==> flow/design.v <==
`timescale 1ns / 1ps
module div_iter (
  input div_clk,
  input resetn,
  input div,
  input div_signed,
  input [31:0] x,
  input [31:0] y,
  output [31:0]s,
  output [31:0] r,
  output reg complete
  );
  wire s_sign;
  wire r_sign;
  wire [31:0] x_abs;
  wire [31:0] y_abs;
  assign s_sign = div_signed ? (x[31] ^ y[31]) : 1'b0;
  assign r_sign = div_signed ? x[31] : 1'b0;
  assign x_abs  = div_signed ? (x[31] ? ~x + 32'd1 : x) : x;
  assign y_abs  = div_signed ? (y[31] ? ~y + 32'd1 : y) : y;
  wire [63:0] op_x_tmp;
  wire [32:0] op_x_high;
  wire        op_x_update;
  wire [32:0] sub_res;
  wire [31:0] r_tmp;
  wire [31:0] s_tmp1;
  reg  [63:0] op_x;
  reg  [32:0] op_y;
  reg  [5:0]  count;
  reg  [31:0] s_tmp;
  always @ ( posedge div_clk )
  begin
    if(!resetn)
    begin
      complete <= 1'b0;
      count    <= 6'd0;
      s_tmp    <= 32'd0;
    end
    else if(div&&!complete)
    begin
      if(count == 6'd0)
      begin
        op_x <= {32'd0,x_abs};
        op_y <= {1'b0,y_abs};
      end
      else if(op_x_update)
      begin
        op_x <= {sub_res,op_x_tmp[30:0]};
      end
      else if(!op_x_update)
        op_x <= op_x_tmp;
      count <= count == 6'd32 ? 6'd0 : count + 6'd1;
      complete <= count == 6'd32 ? 1'b1 : complete;
      s_tmp <= {s_tmp1[31:1],op_x_update};
    end
    else if(complete)
      complete <= 1'b0;
  end
assign s_tmp1 = (count == 6'd0) ? s_tmp : s_tmp << 1;
assign op_x_tmp = (count == 6'd0 || count == 6'd1) ? op_x : op_x << 1;
assign op_x_high = op_x_tmp[63:31];
assign sub_res = op_x_high + ~op_y + 1;
assign op_x_update = ~sub_res[32];
assign r_tmp = complete ? op_x[62:31] : 32'd0;
assign s = div_signed ? (s_sign ? ~s_tmp + 32'd1 : s_tmp) : s_tmp;
assign r = div_signed ? (r_sign ? ~r_tmp + 32'd1 : r_tmp) : r_tmp;
endmodule  
======== Tool chain data of div_iter ========
Tool output for the design above, in the order of the flow.
Line numbers count from 1 in the design file above.
Library cell names are shortened.
A cell with n/a has no value.
inputs
  design top .............................. div_iter
  clock input ............................. div_clk
  cell library ............................ sky130hd
  timing corner ........................... tt_025C_1v80

======== Word-level counts ========
Counts by Yosys on the flattened word-level netlist (proc, flatten, opt, wreduce; memories kept). Register bits leave out memories and registers merged into their read ports (data or address). Print and check cells are left out. Cells with the same type and inputs are merged into one.
operators by class
  add/sub/neg operators ................... 7
  reduce/logical cells .................... 8
  muxes and demuxes ....................... 17
  eq/ne operators ......................... 3
  bitwise gates (word level) .............. 8
operator list
  kind                                                              number
  32-bit 2-to-1 mux                                                 10
  32-bit by 1-bit adder with 32-bit output with constant B          4
  32-bit inverter                                                   4
  64-bit 2-to-1 mux                                                 1
  63-bit 2-to-1 mux                                                 1
  32-bit inverter with 33-bit output                                1
  33-bit by 1-bit adder with 33-bit output with constant B          1
  33-bit adder                                                      1
  6-bit by 1-bit adder with 6-bit output with constant B            1
  6-bit by 1-bit equality test with 1-bit output with constant B    1
  6-bit equality test with constant B                               1
  6-bit logical NOT                                                 1
  6-bit 2-to-1 mux                                                  1
  2-bit AND reduction                                               2
  1-bit 2-to-1 mux                                                  4
  3-bit AND reduction                                               1
  1-bit inverter                                                    2
  2-bit by 1-bit inequality test with 1-bit output with constant B  1
  2-bit OR reduction                                                1
  1-bit bitwise XOR                                                 1
  1-bit logical AND                                                 1
  1-bit logical OR                                                  1
  1-bit logical NOT                                                 1
bit counts
  cells after elaboration ................. 51
  bits in registers ....................... 135
  input port bits ......................... 68
  output and inout bits ................... 65

======== Depth ========
Yosys ltp: most cells in a row. Word level: on the elaborated netlist, between registers, memories and ports. Mapped: between sequential cells and ports; inverters and the memories' decode and read muxes count.
logic depth
  depth in word-level cells ............... 7
  ABC_AREA ................................ 0
  mapped depth ............................ 20

======== Netlist ========
Source: synth_stat.txt of the flow (Yosys; design flattened, memories mapped). It holds for the ABC_AREA given above (unset counts as 0); a run with the other value may have another netlist.
cells by type
  cell type  number
  edfxtp_1   96
  dfxtp_1    39
  nand2_1    173
  xnor2_1    70
  xor2_1     65
  a21oi_1    103
  ha_1       39
  nor2_1     115
  o21ai_0    78
  mux2_2     32
  a21boi_0   32
  inv_1      55
  clkbuf_1   54
  o31ai_1    25
  nand3_1    35
  mux2i_1    16
  o41ai_1    14
  nor4_1     19
Other cell types: 42; their cells: 176.
synthesis totals
  cells in the netlist .................... 1236
  mapped flip-flops ....................... 135
  synthesis area .......................... 10334.9 um^2
  area of sequential cells ................ 3663.5 um^2

======== Worst setup path after synthesis ========
OpenSTA on the mapped netlist: ideal clock, no wires. The path of least setup slack (recovery checks aside). Input and output delay are each 20% of the period. Register names are those of the netlist, which keeps one name where synthesis merged equal registers.
path after synthesis
  kind .................................... register to register
  start ................................... register count[0]
  end ..................................... register op_x[40]
  arrival time ............................ 4297 ps
  path slack .............................. 437 ps
  delay of the path ....................... 4563 ps
  stages .................................. 19
  clock period ............................ 5000 ps
  data required time ...................... 4734 ps
  period reached after synthesis .......... 4563 ps
"delay of the path" is the arrival time less input delay plus setup time.
"stages": output pins that drive a net of the path, with the launching flip-flop's if there is one; two outputs of one cell count as two.
"period reached after synthesis" = period - worst setup slack (recovery checks aside). The figure is calculated, with input and output delays left at 20% of the set period.
Between the ends stands the longest chain of elaborated cells between them, by number of cells; it is not shown to be the way that was timed. Of several equally long chains one is given.
Each line given opens the expression or statement behind the cell; cells for indexed reads and writes are added by Yosys, which also makes memories of some case tables.
At most two assigning lines are given for a register; there are more.
between the ends, after synthesis
  cell sequence ........................... dfxtp_1 -> inv_1 -> ha_1 -> nand3b_1 -> and2_1 -> buf_2 -> clkbuf_1 -> mux2_2 -> ha_1 -> clkbuf_1 -> nand2_1 -> or4_1 -> a211oi_1 -> o21ai_1 -> mux2i_4 -> nor2_2 -> buf_2 -> mux2i_1 -> nor2_1
  length of the longest elaborated chain .. 6
  elaborated cells between the ends (all ways) .. 7
ends and longest elaborated chain, after synthesis
  what                                      line  RTL
  from (decl)                               29    reg  [5:0]  count;
  from (assign)                             36    count    <= 6'd0;
  from (assign)                             52    count <= count == 6'd32 ? 6'd0 : count + 6'd1;
  6-bit logical NOT                         60    assign op_x_tmp = (count == 6'd0 || count == 6'd1) ? op_x : op_x << 1;
  1-bit logical OR                          60
  64-bit 2-to-1 mux                         60
  33-bit adder                              62    assign sub_res = op_x_high + ~op_y + 1;
  33-bit by 1-bit adder with 33-bit output  62
  63-bit 2-to-1 mux                         46    else if(op_x_update)
  to (assign)                               43    op_x <= {32'd0,x_abs};
  to (assign)                               48    op_x <= {sub_res,op_x_tmp[30:0]};
  to (decl)                                 27    reg  [63:0] op_x;

======== Timing after layout ========
From the final timing report of entry A: the path of least setup slack in the routed layout; clock arrival at registers is part of the times.
The path's times are printed in steps of 10 ps; the period is the one set.
path after layout
  kind .................................... register to register
  start ................................... register count[4]
  end ..................................... register op_x[35]
  stages .................................. 20
  path slack .............................. -690 ps
  arrival time ............................ 4400 ps
  clock period ............................ 3440 ps
  data required time ...................... 3710 ps
Between the ends stands the longest chain of elaborated cells between them, by number of cells; it is not shown to be the way that was timed. Of several equally long chains one is given.
At most two assigning lines are given for a register; there are more.
between the ends, after layout
  cell sequence ........................... dfxtp_2 -> nor3_4 -> buf_6 -> nand3b_4 -> and2_4 -> buf_12 -> mux2i_4 -> ha_4 -> fa_2 -> nand2b_4 -> a21oi_4 -> o211ai_1 -> a211oi_4 -> o21ai_2 -> mux2i_4 -> nor2_4 -> buf_12 -> buf_12 -> nand2_1 -> a21oi_1
  length of the longest elaborated chain .. 6
  elaborated cells between the ends (all ways) .. 7
ends and longest elaborated chain, after layout
  what                                      line  RTL
  from (decl)                               29    reg  [5:0]  count;
  from (assign)                             36    count    <= 6'd0;
  from (assign)                             52    count <= count == 6'd32 ? 6'd0 : count + 6'd1;
  6-bit logical NOT                         60    assign op_x_tmp = (count == 6'd0 || count == 6'd1) ? op_x : op_x << 1;
  1-bit logical OR                          60
  64-bit 2-to-1 mux                         60
  33-bit adder                              62    assign sub_res = op_x_high + ~op_y + 1;
  33-bit by 1-bit adder with 33-bit output  62
  63-bit 2-to-1 mux                         46    else if(op_x_update)
  to (assign)                               43    op_x <= {32'd0,x_abs};
  to (assign)                               48    op_x <= {sub_res,op_x_tmp[30:0]};
  to (decl)                                 27    reg  [63:0] op_x;

# Flow runs of div_iter

Flow measurements of div_iter on sky130hd: 3 stored runs with different settings, listed in no order. Input and output delays are each 20% of the period that was set; the output load is 0.01 pF.
"total power after layout" is the tool's figure for a default switching activity; nothing was simulated.

======== entry A ========
==> flow/run.sh <==
#!/bin/bash
# the make line also repeats the synthesis and layout settings of config.mk as NAME=value (left out here)
make -C /OpenROAD-flow-scripts/flow DESIGN_CONFIG=/design/flow/config.mk WORK_HOME=/design/flow/orfs CLKGATE_MAP_FILE= finish
==> flow/config.mk <==
export PLATFORM = sky130hd
export DESIGN_NAME = div_iter
export DESIGN_NICKNAME = div_iter
export VERILOG_FILES = /design/flow/design.v
export SDC_FILE = /design/flow/constraint.sdc
export NUM_CORES = 4
export LEC_CHECK = 0
export CAP_MARGIN = 20
export CORE_ASPECT_RATIO = 1.0
export CORE_MARGIN = 9
export CORE_UTILIZATION = 59
export CTS_CLUSTER_DIAMETER = 218
export CTS_CLUSTER_SIZE = 74
export HOLD_SLACK_MARGIN = 0.18
export MAX_ROUTING_LAYER = met4
export PLACE_DENSITY_LB_ADDON = 0.27
export SETUP_SLACK_MARGIN = 0.06
export SLEW_MARGIN = 30
==> flow/constraint.sdc <==
create_clock -name core_clock -period 3.44 [get_ports {div_clk}]
set_input_delay 0.6880 -clock core_clock [delete_from_list [all_inputs] [get_ports {div_clk}]]
set_output_delay 0.6880 -clock core_clock [all_outputs]
set_load 0.01 [all_outputs]

-------- measured, entry A --------
  worst-case hold slack ................... 492 ps
  standard-cell area after layout ......... 14961.8 um^2
  area of the die ......................... 22605.1 um^2
  netlist area reported by Yosys .......... 10334.9 um^2
  total power after layout ................ 6830 uW
  worst setup slack after layout .......... -685 ps
  final setup TNS ......................... -22481 ps

======== entry B ========
==> flow/run.sh <==
#!/bin/bash
# the make line also repeats the synthesis and layout settings of config.mk as NAME=value (left out here)
make -C /OpenROAD-flow-scripts/flow DESIGN_CONFIG=/design/flow/config.mk WORK_HOME=/design/flow/orfs CLKGATE_MAP_FILE= finish
==> flow/config.mk <==
export PLATFORM = sky130hd
export DESIGN_NAME = div_iter
export DESIGN_NICKNAME = div_iter
export VERILOG_FILES = /design/flow/design.v
export SDC_FILE = /design/flow/constraint.sdc
export NUM_CORES = 4
export LEC_CHECK = 0
export CAP_MARGIN = 20
export CORE_MARGIN = 2
export CORE_UTILIZATION = 53
export SLEW_MARGIN = 20
==> flow/constraint.sdc <==
create_clock -name core_clock -period 4.72 [get_ports {div_clk}]
set_input_delay 0.9440 -clock core_clock [delete_from_list [all_inputs] [get_ports {div_clk}]]
set_output_delay 0.9440 -clock core_clock [all_outputs]
set_load 0.01 [all_outputs]

-------- measured, entry B --------
  worst-case hold slack ................... 495 ps
  standard-cell area after layout ......... 12644.6 um^2
  area of the die ......................... 20632.4 um^2
  netlist area reported by Yosys .......... 10334.9 um^2
  total power after layout ................ 4180 uW
  worst setup slack after layout .......... 202 ps
  final setup TNS ......................... 0 ps

======== entry C ========
==> flow/run.sh <==
#!/bin/bash
# the make line also repeats the synthesis and layout settings of config.mk as NAME=value (left out here)
make -C /OpenROAD-flow-scripts/flow DESIGN_CONFIG=/design/flow/config.mk WORK_HOME=/design/flow/orfs CLKGATE_MAP_FILE= finish
==> flow/config.mk <==
export PLATFORM = sky130hd
export DESIGN_NAME = div_iter
export DESIGN_NICKNAME = div_iter
export VERILOG_FILES = /design/flow/design.v
export SDC_FILE = /design/flow/constraint.sdc
export NUM_CORES = 4
export LEC_CHECK = 0
export ABC_AREA = 1
export CAP_MARGIN = 20
export CORE_ASPECT_RATIO = 0.86
export CORE_MARGIN = 2
export CORE_UTILIZATION = 45
export CTS_CLUSTER_DIAMETER = 293
export GPL_TIMING_DRIVEN = 1
export MIN_ROUTING_LAYER = met2
export PLACE_DENSITY_LB_ADDON = 0.11
export SLEW_MARGIN = 20
==> flow/constraint.sdc <==
create_clock -name core_clock -period 6.44 [get_ports {div_clk}]
set_input_delay 1.2880 -clock core_clock [delete_from_list [all_inputs] [get_ports {div_clk}]]
set_output_delay 1.2880 -clock core_clock [all_outputs]
set_load 0.01 [all_outputs]

-------- measured, entry C --------
  worst-case hold slack ................... 506 ps
  standard-cell area after layout ......... 13795.7 um^2
  area of the die ......................... 27249.9 um^2
  netlist area reported by Yosys .......... 11673.7 um^2
  total power after layout ................ 3346 uW
  worst setup slack after layout .......... 740 ps
  final setup TNS ......................... 0 ps
